==> flow/design.v <==
`timescale 1ns/1ns
module alu(
    input [3:0] op,
    input [WIDTH-1:0] a,
    input [WIDTH-1:0] b,
    output reg [WIDTH-1:0] result,
    input [3:0] cc_in,
    output logic [3:0] cc_out
);
parameter WIDTH = 16;
wire a_neg = a[WIDTH-1];
wire b_neg = b[WIDTH-1];
wire result_neg = result[WIDTH-1];
wire [WIDTH-1:0] carry_in = { 15'b0, cc_in[1] };
typedef enum logic [1:0] {
    CC_WB_NONE,
    CC_WB_NZCV,
    CC_WB_NZ
} cc_wb_type;
cc_wb_type cc_wb;
always_comb begin
    cc_out = cc_in;
    cc_wb = CC_WB_NONE;
    case (op)
          4'b0000: begin
            result = a + b;
        end
          4'b0001: begin
            cc_wb = CC_WB_NZCV;
            result = a + b + carry_in;
        end
          4'b0010: begin
            cc_wb = CC_WB_NZCV;
            result = a + b + carry_in;
        end
          4'b0011: begin
            cc_wb = CC_WB_NZCV;
            result = a - b;
        end
          4'b0100: begin
            cc_wb = CC_WB_NZCV;
            result = a - b - carry_in;
        end
          4'b0101: begin
            cc_wb = CC_WB_NZ;
            result = a & b;
        end
          4'b0110: begin
            cc_wb = CC_WB_NZ;
            result = a | b;
        end
          4'b0111: begin
            cc_wb = CC_WB_NZ;
            result = a ^ b;
        end
          4'b1000: begin
            cc_wb = CC_WB_NZ;
            result = a << b;
        end
          4'b1001: begin
            cc_wb = CC_WB_NZ;
            result = a >> b;
        end
          4'b1010: begin
            cc_wb = CC_WB_NZ;
            result = $signed(a) >>> b;  
        end
          4'b1011: begin
            cc_wb = CC_WB_NZ;
            result = ($signed(a) >>> b) | (a << (WIDTH-b));  
        end
          4'b1100: result = a + b;
          4'b1101: result = a + b;
                  default: result = 16'bX;
    endcase
    if (cc_wb == CC_WB_NZ || cc_wb == CC_WB_NZCV) begin
        cc_out[3] = result_neg;
        cc_out[2] = result == 16'b0;
    end
    if (cc_wb == CC_WB_NZCV) begin
        cc_out[1] = (a_neg & b_neg) ||  
            ((a_neg ^ b_neg) && !result_neg);  
        cc_out[0] = !(a_neg ^ b_neg) && (a_neg ^ result_neg);
    end
end
endmodule
`timescale 1ns/1ns
module regfile(
    input clk,
    input rst,
    input [RADDRWIDTH-1:0] raddr_a,
    output logic [REGWIDTH-1:0] rdata_a,
    input [RADDRWIDTH-1:0] raddr_b,
    output logic [REGWIDTH-1:0] rdata_b,
    input [RADDRWIDTH-1:0] raddr_c,
    output logic [REGWIDTH-1:0] rdata_c,
    input we,
    input [RADDRWIDTH-1:0] waddr,
    input [REGWIDTH-1:0] wdata
);
parameter RADDRWIDTH = 3;
parameter REGWIDTH = 16;
reg [REGWIDTH-1:0] r[2**RADDRWIDTH-1:1];
always_comb begin
    if (raddr_a != 0)
        rdata_a = r[raddr_a];
    else
        rdata_a = 0;
    if (raddr_b != 0)
        rdata_b = r[raddr_b];
    else
        rdata_b = 0;
    if (raddr_c != 0)
        rdata_c = r[raddr_c];
    else
        rdata_c = 0;
end
always_ff @(posedge clk) begin
    if (rst) begin
        for (int i = 1; i < 2**RADDRWIDTH; i++)
            r[i] <= 0;
    end else begin
        if (we && waddr != 0) begin
            r[waddr] <= wdata;
        end
    end
end
endmodule
`timescale 1ns/1ns
module cpu(
    input clk,
    input rst,
    output [IADDRWIDTH-1:0] addr,
    input  [DWIDTH-1:0] rdata,
    output logic [DWIDTH-1:0] wdata,
    output re,
    output we
);
localparam IADDRWIDTH = 16;
localparam IWIDTH = 16;
localparam DADDRWIDTH = 16;
localparam DWIDTH = 16;
logic ifetch_active;
logic load_active;
logic store_active;
logic [IADDRWIDTH-1:0] ifetch_address;
logic [IADDRWIDTH-1:0] load_store_address;
assign addr = (load_active || store_active) ? load_store_address :
                ifetch_active ? ifetch_address : 16'dX;
wire ifetch_bus_cycle = ifetch_active && !(load_active || store_active);
assign re = ifetch_active || load_active;
assign we = store_active;
reg [IADDRWIDTH-1:0] pc;
logic [IADDRWIDTH-1:0] s1_ifetch;
logic [IADDRWIDTH-1:0] pc_next;
logic s1_ifetch_valid;
logic s2_to_s1_take_branch;
logic s2_to_s1_stall;
logic [IADDRWIDTH-1:0] s2_pc_next;
assign ifetch_address = pc_next;
always_comb begin
    if (rst) begin
        pc_next = 16'hffff;
        ifetch_active = 0;
    end else if (s2_to_s1_stall) begin
        pc_next = pc;
        ifetch_active = 1;
    end else begin
        pc_next = s2_to_s1_take_branch ? s2_pc_next : pc + 16'd1;  
        ifetch_active = 1;
    end
    s1_ifetch = rdata;  
end
always_ff @(posedge clk) begin
    pc <= pc_next;
    s1_ifetch_valid <= ifetch_bus_cycle;
end
reg [IADDRWIDTH-1:0] ir;
reg [15:0] mem_immediate;
logic [15:0] mem_immediate_next;
reg [15:0] reg_lr;
reg [15:0] reg_sp;
reg [3:0]  reg_cc;
logic [15:0] reg_lr_next;
logic [15:0] reg_sp_next;
logic [3:0]  reg_cc_next;
wire reg_cc_n = reg_cc[3];
wire reg_cc_z = reg_cc[2];
wire reg_cc_c = reg_cc[1];
wire reg_cc_v = reg_cc[0];
wire [4:0] op = ir[15:11];
wire [3:0] alu_op = ir[14:11];
wire [2:0] reg_d = ir[10:8];
wire [2:0] reg_a = ir[7:5];
wire [1:0] reg_b_addr_mode = ir[4:3];
wire [2:0] reg_b = ir[2:0];
wire [15:0] reg_b_imm = ir[3] ? { 12'b111111111111, ir[3:0] } : { 12'b0, ir[3:0] };
wire is_load = (op == 5'b01100);
wire is_store = (op == 5'b01101);
wire [3:0] branch_cc = ir[13:10];
wire [15:0] branch_short_offset = ir[9] ? { 6'b111111, ir[9:0] } : { 6'b0, ir[9:0] };
wire branch_link = ir[9];
wire branch_reg_special = ir[3];
wire [2:0] branch_reg = reg_b;
logic [15:0] reg_a_out;
logic [15:0] reg_b_out;
logic [15:0] reg_d_out;
logic [15:0] alu_a_in;
logic [15:0] alu_b_in;
logic [15:0] alu_result;
logic [3:0] alu_cc;
logic do_reg_writeback;
logic [15:0] writeback_result;
logic reg_d_special;
typedef enum logic [2:0] {
    DECODE,
    IR_IMMEDIATE,
    LS1,
    LS2,
    BRANCH_DELAY
} state_t;
state_t state;
state_t state_next;
always_comb begin
    state_next = state;
    mem_immediate_next = mem_immediate;
    reg_cc_next = reg_cc;
    reg_lr_next = reg_lr;
    reg_sp_next = reg_sp;
    reg_d_special = 1'bX;
    s2_pc_next = 16'bX;
    alu_a_in = 16'bX;
    alu_b_in = 16'bX;
    s2_to_s1_take_branch = 0;
    s2_to_s1_stall = 0;
    do_reg_writeback = 0;
    writeback_result = 16'bX;
    load_active = 0;
    store_active = 0;
    wdata = 16'bX;
    load_store_address = 16'bX;
    casez (op)
    5'b10???: begin  
        if (branch_cc != 4'b1111) begin
            case (state)
                DECODE: begin
                    s2_pc_next = pc + branch_short_offset;
                    case (branch_cc)
                          4'b0000: s2_to_s1_take_branch = reg_cc_z;
                          4'b0001: s2_to_s1_take_branch = !reg_cc_z;
                       4'b0010: s2_to_s1_take_branch = reg_cc_c;
                       4'b0011: s2_to_s1_take_branch = !reg_cc_c;
                          4'b0100: s2_to_s1_take_branch = reg_cc_n;
                          4'b0101: s2_to_s1_take_branch = !reg_cc_n;
                          4'b0110: s2_to_s1_take_branch = reg_cc_v;
                          4'b0111: s2_to_s1_take_branch = !reg_cc_v;
                          4'b1000: s2_to_s1_take_branch = reg_cc_v && !reg_cc_z;
                          4'b1001: s2_to_s1_take_branch = !reg_cc_v || reg_cc_z;
                          4'b1010: s2_to_s1_take_branch = reg_cc_n == reg_cc_v;
                          4'b1011: s2_to_s1_take_branch = reg_cc_n != reg_cc_v;
                          4'b1100: s2_to_s1_take_branch = !reg_cc_z && (reg_cc_n == reg_cc_v);
                          4'b1101: s2_to_s1_take_branch = reg_cc_z || (reg_cc_n != reg_cc_v);
                          4'b1110: s2_to_s1_take_branch = 1;
                          4'b1111: s2_to_s1_take_branch = 0;
                    endcase
                    if (s2_to_s1_take_branch) begin
                        state_next = BRANCH_DELAY;
                    end
                end
                BRANCH_DELAY: begin
                    state_next = DECODE;
                end
                default: ;
            endcase
        end else if (branch_reg_special | branch_reg != 0) begin
            case (state)
                DECODE: begin
                    if (branch_reg_special) begin
                        case (branch_reg)
                            3'd0: s2_pc_next = reg_lr;
                            3'd1: s2_pc_next = reg_sp;
                            default: s2_pc_next = pc;  
                        endcase
                    end else begin
                        s2_pc_next = reg_b_out;
                    end
                    s2_to_s1_take_branch = 1;
                    state_next = BRANCH_DELAY;
                    if (branch_link) begin
                       reg_lr_next = pc;
                    end
                end
                BRANCH_DELAY: begin
                    state_next = DECODE;
                end
                default: ;
            endcase
        end else begin
            case (state)
                DECODE: begin
                    state_next = IR_IMMEDIATE;
                    mem_immediate_next = s1_ifetch;
                end
                IR_IMMEDIATE: begin
                    s2_pc_next = pc + mem_immediate;
                    s2_to_s1_take_branch = 1;
                    state_next = BRANCH_DELAY;
                    if (branch_link) begin
                       reg_lr_next = pc;
                    end
                end
                BRANCH_DELAY: begin
                    state_next = DECODE;
                end
                default: ;
            endcase
        end
    end  
    5'b00???,
    5'b010??: begin  
        alu_a_in = reg_a_out;
        writeback_result = alu_result;
        casez (reg_b_addr_mode)
            2'b0?: begin  
                alu_b_in = reg_b_imm;
                do_reg_writeback = 1;
                reg_cc_next = alu_cc;
            end
            2'b10: begin  
                alu_b_in = reg_b_out;
                do_reg_writeback = 1;
                reg_cc_next = alu_cc;
            end
            2'b11: begin  
                if (ir[2]) begin
                    case (state)
                        DECODE: begin
                            state_next = IR_IMMEDIATE;
                            mem_immediate_next = s1_ifetch;
                        end
                        IR_IMMEDIATE: begin
                            state_next = DECODE;
                            alu_b_in = mem_immediate;
                        end
                        default: ;
                    endcase
                end else begin
                    alu_b_in = 16'd0;
                end
                if (state_next == DECODE) begin
                    do_reg_writeback = 1;
                    reg_cc_next = alu_cc;
                    if (ir[1]) begin
                        do_reg_writeback = 0;
                        case (reg_d)
                            3'd0: reg_lr_next = alu_result;
                            3'd1: reg_sp_next = alu_result;
                            default: ;  
                        endcase
                    end
                    if (ir[0]) begin
                        case (reg_a)
                            3'd0: alu_a_in = reg_lr;
                            3'd1: alu_a_in = reg_sp;
                            default: alu_a_in = 16'd0;  
                        endcase
                    end
                end
            end
        endcase
    end  
    5'b0110?: begin  
        alu_a_in = reg_a_out;
        reg_d_special = 0;
        casez (reg_b_addr_mode)
            2'b0?: begin  
                alu_b_in = reg_b_imm;
            end
            2'b10: begin  
                alu_b_in = reg_b_out;
            end
            2'b11: begin  
                if (ir[2]) begin
                    case (state)
                        DECODE: begin
                            state_next = IR_IMMEDIATE;
                            mem_immediate_next = s1_ifetch;
                        end
                        IR_IMMEDIATE: begin
                            state_next = DECODE;
                            alu_b_in = mem_immediate;
                        end
                        default: ;
                    endcase
                end else begin
                    alu_b_in = 16'd0;
                end
                if (ir[1]) begin
                    reg_d_special = 1;
                end
                if (ir[0]) begin
                    case (reg_a)
                        3'd0: alu_a_in = reg_lr;
                        3'd1: alu_a_in = reg_sp;
                        default: alu_a_in = 16'd0;  
                    endcase
                end
            end
        endcase
        if (is_load) begin
            if (state_next != IR_IMMEDIATE) begin
                case (state)
                    IR_IMMEDIATE, DECODE: begin
                        state_next = LS1;
                        load_store_address = alu_result;
                        load_active = 1;
                        s2_to_s1_stall = 1;
                    end
                    LS1: begin
                        state_next = LS2;
                        s2_to_s1_stall = 1;
                        if (reg_d_special) begin
                            case (reg_d)
                                3'd0: reg_lr_next = rdata;
                                3'd1: reg_sp_next = rdata;
                                3'd2: ;  
                                3'd3: reg_cc_next = rdata[3:0];
                                default: ;  
                            endcase
                        end else begin
                            writeback_result = rdata;
                            do_reg_writeback = 1;
                        end
                    end
                    LS2: begin
                        state_next = DECODE;
                    end
                    default: ;
                endcase
            end
        end else begin
            if (state_next != IR_IMMEDIATE) begin
                case (state)
                    IR_IMMEDIATE, DECODE: begin
                        state_next = LS1;
                        load_store_address = alu_result;
                        store_active = 1;
                        s2_to_s1_stall = 1;
                        if (reg_d_special) begin
                            case (reg_d)
                                3'd0: wdata = reg_lr;
                                3'd1: wdata = reg_sp;
                                3'd2: wdata = pc;
                                3'd3: wdata = { 12'd0, reg_cc };
                                default: wdata = 16'd0;  
                            endcase
                        end else begin
                            wdata = reg_d_out;
                        end
                    end
                    LS1: begin
                        state_next = LS2;
                        s2_to_s1_stall = 1;
                    end
                    LS2: begin
                        state_next = DECODE;
                    end
                    default: ;
                endcase
            end
            if (state_next == LS1) begin
            end
        end
    end
    5'b0111?: begin  
    end
    5'b11???: begin  
    end
    endcase
end
always_ff @(posedge clk) begin
    if (rst) begin
        ir <= 0;
        state <= DECODE;
        mem_immediate <= 0;
        reg_cc <= 0;
        reg_lr <= 0;
        reg_sp <= 0;
    end else begin
        if (state_next == DECODE) begin
            if (s1_ifetch_valid) begin
                ir <= s1_ifetch;
            end else begin
                ir <= 0;  
            end
        end
        state <= state_next;
        mem_immediate <= mem_immediate_next;
        reg_cc <= reg_cc_next;
        reg_lr <= reg_lr_next;
        reg_sp <= reg_sp_next;
    end
end
regfile regs(
    .clk(clk),
    .rst(rst),
    .raddr_a(reg_a),
    .rdata_a(reg_a_out),
    .raddr_b(reg_b),
    .rdata_b(reg_b_out),
    .raddr_c(reg_d),
    .rdata_c(reg_d_out),
    .we(do_reg_writeback),
    .waddr(reg_d),
    .wdata(writeback_result)
);
alu alu(
    .op(alu_op),
    .a(alu_a_in),
    .b(alu_b_in),
    .result(alu_result),
    .cc_in(reg_cc),
    .cc_out(alu_cc)
);
endmodule
* Step by step through the tools: cpu *
The steps from the RTL of cpu to its reports follow in flow order.
Lines are those of the file above, counted from 1.
Cell names lack the library's common part.
A cell with - has no value.

set-up
  top module = cpu
  clock port = clk
  cell library = sky130hd
  corner = tt_025C_1v80

* Word-level counts *
Counts by Yosys on the flattened word-level netlist (proc, flatten, opt, wreduce; memories kept). Print and check cells are left out.
Memory sizes are those after Yosys's memory passes, which may raise the word count (mostly to a power of two), join words into wider ones and drop unused or constant bits.

cells by class
  shift operators = 5
  muxes and demuxes = 148
  reductions and logical operators = 49
  eq/ne operators = 69
  add/subtract/negate cells = 8
  bitwise logic cells = 11

operators with widths
  operator                                     number
  two-way mux 16 bit                           65
  case mux 16 bit (select 2 bit)               8
  case mux 16 bit (select 11 bit)              1
  case mux 16 bit (select 3 bit)               2
  case mux 16 bit (select 4 bit)               1
  == test 4 bit with constant B                14
  adder 16 bit                                 3
  two-way mux 3 bit                            16
  == test 4 x 3 -> 1 bit with constant B       10
  OR 16 bit                                    2
  >>> shifter 16 x 16 -> 16 bit                2
  << shifter 16 x 32 -> 16 bit                 1
  two-way mux 1 bit                            30
  case mux 3 bit (select 2 bit)                5
  two-way mux 4 bit                            6
  inequality test 3 bit with constant B        7
  inequality test 2 bit with constant B        10
  logical NOT 3 bit                            6
  case mux 3 bit (select 3 bit)                2
  subtractor 5 x 16 -> 17 bit with constant A  1
  adder 16 x 1 -> 16 bit                       1
  subtractor 16 x 1 -> 16 bit                  1
  adder 16 x 1 -> 16 bit with constant B       1
  subtractor 16 bit                            1
  AND 16 bit                                   1
  bitwise XOR 16 bit                           1
  << shifter 16 x 16 -> 16 bit                 1
  right shift 16 x 16 -> 16 bit                1

Not listed: further kinds 39, cells in them 90.

bit counts
  memory cells = 1
  bits of input ports = 18
  bits in registers = 88
  memory bits (writable) = 128
  elaborated cells = 299

memories
  memory  words  bits a word  RTL line  text
  regs.r  8      16           103       reg [REGWIDTH-1:0] r[2**RADDRWIDTH-1:1];

* Depth *
Yosys ltp: most cells in a row. Word level: on the elaborated netlist, between registers, memories and ports. Mapped: between sequential cells and ports; inverters and the memories' decode and read muxes count.

depth
  word-level depth = 19
  ABC_AREA = 0
  gate-level depth with buffers = 25
  gate-level depth less buffers = 21

* Synthesis result *
Yosys stat after the flow's synthesis: flattened, memories mapped to cells. It holds for the ABC_AREA given above (unset counts as 0); a run with the other value may have another netlist.
Totals and module areas in this step are rounded.

cells by type
  cell      number
  edfxtp_1  128
  dfxtp_1   101
  mux2i_1   190
  mux4_2    77
  nor2_1    350
  ha_1      84
  nand2_1   211
  a21oi_1   151
  o21ai_0   107
  clkbuf_1  127
  nor3_1    80
  a211oi_1  50
  xnor2_1   42
  inv_1     88
  xor2_1    29
  nand3_1   50
  o22ai_1   40
  o211ai_1  33

Not listed: further types 93, cells in them 596.

synthesis totals
  area of sequential cells = 5866 µm²
  buffer cells = 180
  cell count = 2534
  mapped area = 21730 µm²
  flip-flop cells = 229

By module: a second synthesis without flattening, with its own total; a netlist apart from the flattened one above.

unflattened totals
  cell total of the unflattened synthesis = 2582
  area total of the unflattened synthesis = 21510 µm²

Rows give one instance, submodules left out.

modules
  module   times used  seq. area (µm²)  area (µm²)  cells
  cpu      1           1842             8258        1144
  regfile  1           3363             7257        569
  alu      1           0.0              5997        869

* Path before layout *
Source: OpenSTA report_checks on the synthesized netlist (no wires, ideal clock, input and output delay 20% of the period each), path of least setup slack; recovery checks are left aside. Register names are those of the netlist, which keeps one name where synthesis merged equal registers.

timing path post-synthesis
  kind = register to output
  from = reg (name not given)
  to = out addr[15]
  clock period = 10.0 ns
  path slack = 2.492 ns
  data required time = 8.000 ns
  delay of the path = 5.508 ns
  stages = 25
  path buffers = 4
  arrival = 5.508 ns
  period reached after synthesis = 7.508 ns

"delay of the path" is the arrival time less input delay plus setup time.
A path that ends at an output port has no setup time.
"stages": output pins that drive a net of the path, with the launching flip-flop's if there is one; two outputs of one cell count as two.
"period reached after synthesis" = period - worst setup slack (recovery checks aside). The figure is calculated, with input and output delays left at 20% of the set period.

on the way, post-synthesis
  cells stage by stage = dfxtp_1 > buf_6 > and2_1 > buf_6 > a22o_1 > nor3_2 > nor2_2 > inv_2 > buf_2 > clkbuf_1 > ha_1 > inv_1 > fa_1 > a21o_1 > a211o_1 > a211o_1 > a41oi_1 > xnor2_1 > a2111oi_0 > and4b_1 > xnor3_1 > nor2_1 > nor4_2 > nor2_1 > a21o_1

ends and longest elaborated chain, post-synthesis
  item              RTL line  text
  end: declaration  133       output [IADDRWIDTH-1:0] addr,

No chain of elaborated cells between the ends is given.

* Worst path after layout *
From the final timing report of run B: the path of least setup slack in the routed layout; clock arrival at registers is part of the times.

timing path after layout
  kind = register to output
  from = reg ir[13]
  to = out addr[15]
  path slack = 0.02 ns
  path buffers = 3
  data required time = 8.00 ns
  arrival = 7.98 ns
  stages = 20
  clock period = 10.0 ns

The rows between start and end are the longest chain of elaborated cells between them; the timing report does not say that the signal goes this way. Where chains are equally long, one stands for them.
A line is the first line of the expression or statement that the cell stems from. Yosys adds cells for indexed reads and writes and turns some case tables into memories.
At most two assigning lines are given for a register; there are more.

on the way, after layout
  cells stage by stage = dfxtp_1 > clkinv_1 > nor2_1 > clkbuf_1 > a21oi_1 > ha_1 > nand2b_1 > o2bb2ai_1 > a32oi_1 > a211oi_1 > xnor2_1 > clkbuf_1 > o211ai_1 > o211ai_1 > o211ai_1 > a211oi_1 > nor4_4 > nor2_1 > a21o_1 > clkdlybuf4s50_1
  length of the longest elaborated chain = 14
  elaborated cells between the ends (all ways) = 89
  classes of those cells = add/sub: 5; eq/ne: 34; shift: 5; mux: 31; logic: 4; reduce/logical: 10

ends and longest elaborated chain, after layout
  item                             RTL line  text
  start: declaration               178       reg [IADDRWIDTH-1:0] ir;
  start: assignment                483       ir <= 0;
  start: assignment                492       ir <= s1_ifetch;
  == test 3 x 2 -> 1 bit           242       casez (op)
  OR reduction 2 bit               242
  two-way mux 3 bit                242
  logical NOT 3 bit                350       if (state_next == DECODE) begin
  two-way mux 16 bit               350
  case mux 16 bit (select 2 bit)   323       casez (reg_b_addr_mode)
  case mux 16 bit (select 2 bit)   242
  subtractor 16 bit                42        result = a - b - carry_in;
  subtractor 16 x 1 -> 16 bit      42
  case mux 16 bit (select 11 bit)  24        case (op)
  two-way mux 16 bit               412       case (state)
  two-way mux 16 bit               411       if (state_next != IR_IMMEDIATE) begin
  two-way mux 16 bit               242
  two-way mux 16 bit               148       assign addr = (load_active || store_active) ? load_store_address :
  end: declaration                 133       output [IADDRWIDTH-1:0] addr,

FLOW RESULTS
============

cpu through Yosys and OpenROAD on sky130hd: 2 stored runs, unordered, with their settings and measured results. The constraints put input and output delay at 20% of the set period each and load the outputs with 0.01 pF.
By "achieved clock period" is meant the clock period of the run minus its worst setup slack. This is arithmetic on one report: input and output delays are still those of the set period (20% each).
"worst setup path time": the worst setup path's part of the clock period (all of it between registers, 20% less for each end at a port) less its slack. A launch clock that arrives late makes it longer, a capture clock that arrives late makes it shorter.
By "power" is meant OpenSTA's value without simulated activity: inputs other than the clock are taken to toggle once in ten clock periods, and the tool carries that through the logic.
The measured numbers are rounded.

Run A
==> flow/run.sh <==
#!/bin/bash
# the make line also repeats the synthesis and layout settings of config.mk as NAME=value (left out here)
make -C /OpenROAD-flow-scripts/flow DESIGN_CONFIG=/design/flow/config.mk WORK_HOME=/design/flow/orfs CLKGATE_MAP_FILE= finish
==> flow/config.mk <==
export PLATFORM = sky130hd
export DESIGN_NAME = cpu
export DESIGN_NICKNAME = cpu
export VERILOG_FILES = /design/flow/design.v
export SDC_FILE = /design/flow/constraint.sdc
export NUM_CORES = 4
export LEC_CHECK = 0
export CAP_MARGIN = 20
export CELL_PAD_IN_SITES_DETAIL_PLACEMENT = 2
export CELL_PAD_IN_SITES_GLOBAL_PLACEMENT = 2
export CORE_ASPECT_RATIO = 0.79
export CORE_MARGIN = 4
export CORE_UTILIZATION = 59
export CTS_CLUSTER_DIAMETER = 196
export CTS_CLUSTER_SIZE = 97
export GPL_TIMING_DRIVEN = 1
export MIN_ROUTING_LAYER = met2
export PLACE_DENSITY_LB_ADDON = 0.16
export SLEW_MARGIN = 20
export TNS_END_PERCENT = 65
==> flow/constraint.sdc <==
create_clock -name core_clock -period 6.53 [get_ports {clk}]
set_input_delay 1.3060 -clock core_clock [delete_from_list [all_inputs] [get_ports {clk}]]
set_output_delay 1.3060 -clock core_clock [all_outputs]
set_load 0.01 [all_outputs]

==> results of run A <==
did not finish, placement stopped with FLW-0024

Run B
==> flow/run.sh <==
#!/bin/bash
# the make line also repeats the synthesis and layout settings of config.mk as NAME=value (left out here)
make -C /OpenROAD-flow-scripts/flow DESIGN_CONFIG=/design/flow/config.mk WORK_HOME=/design/flow/orfs CLKGATE_MAP_FILE= finish
==> flow/config.mk <==
export PLATFORM = sky130hd
export DESIGN_NAME = cpu
export DESIGN_NICKNAME = cpu
export VERILOG_FILES = /design/flow/design.v
export SDC_FILE = /design/flow/constraint.sdc
export NUM_CORES = 4
export LEC_CHECK = 0
export CAP_MARGIN = 20
export CORE_MARGIN = 4
export CORE_UTILIZATION = 40
export GPL_TIMING_DRIVEN = 0
export SLEW_MARGIN = 20
==> flow/constraint.sdc <==
create_clock -name core_clock -period 10.0 [get_ports {clk}]
set_input_delay 2.0000 -clock core_clock [delete_from_list [all_inputs] [get_ports {clk}]]
set_output_delay 2.0000 -clock core_clock [all_outputs]
set_load 0.01 [all_outputs]

==> results of run B <==
chip area after synthesis (Yosys): 21730 µm²
die area: 58110 µm²
standard-cell area of the final layout: 24430 µm²
utilization: 0.454
worst setup slack after layout: 0.023 ns
total negative slack: 0.000 ns
worst hold slack: 0.516 ns
power: 4914 µW
achieved clock period: 9.977 ns
worst setup path time: 7.98 ns
worst setup path kind: register to output
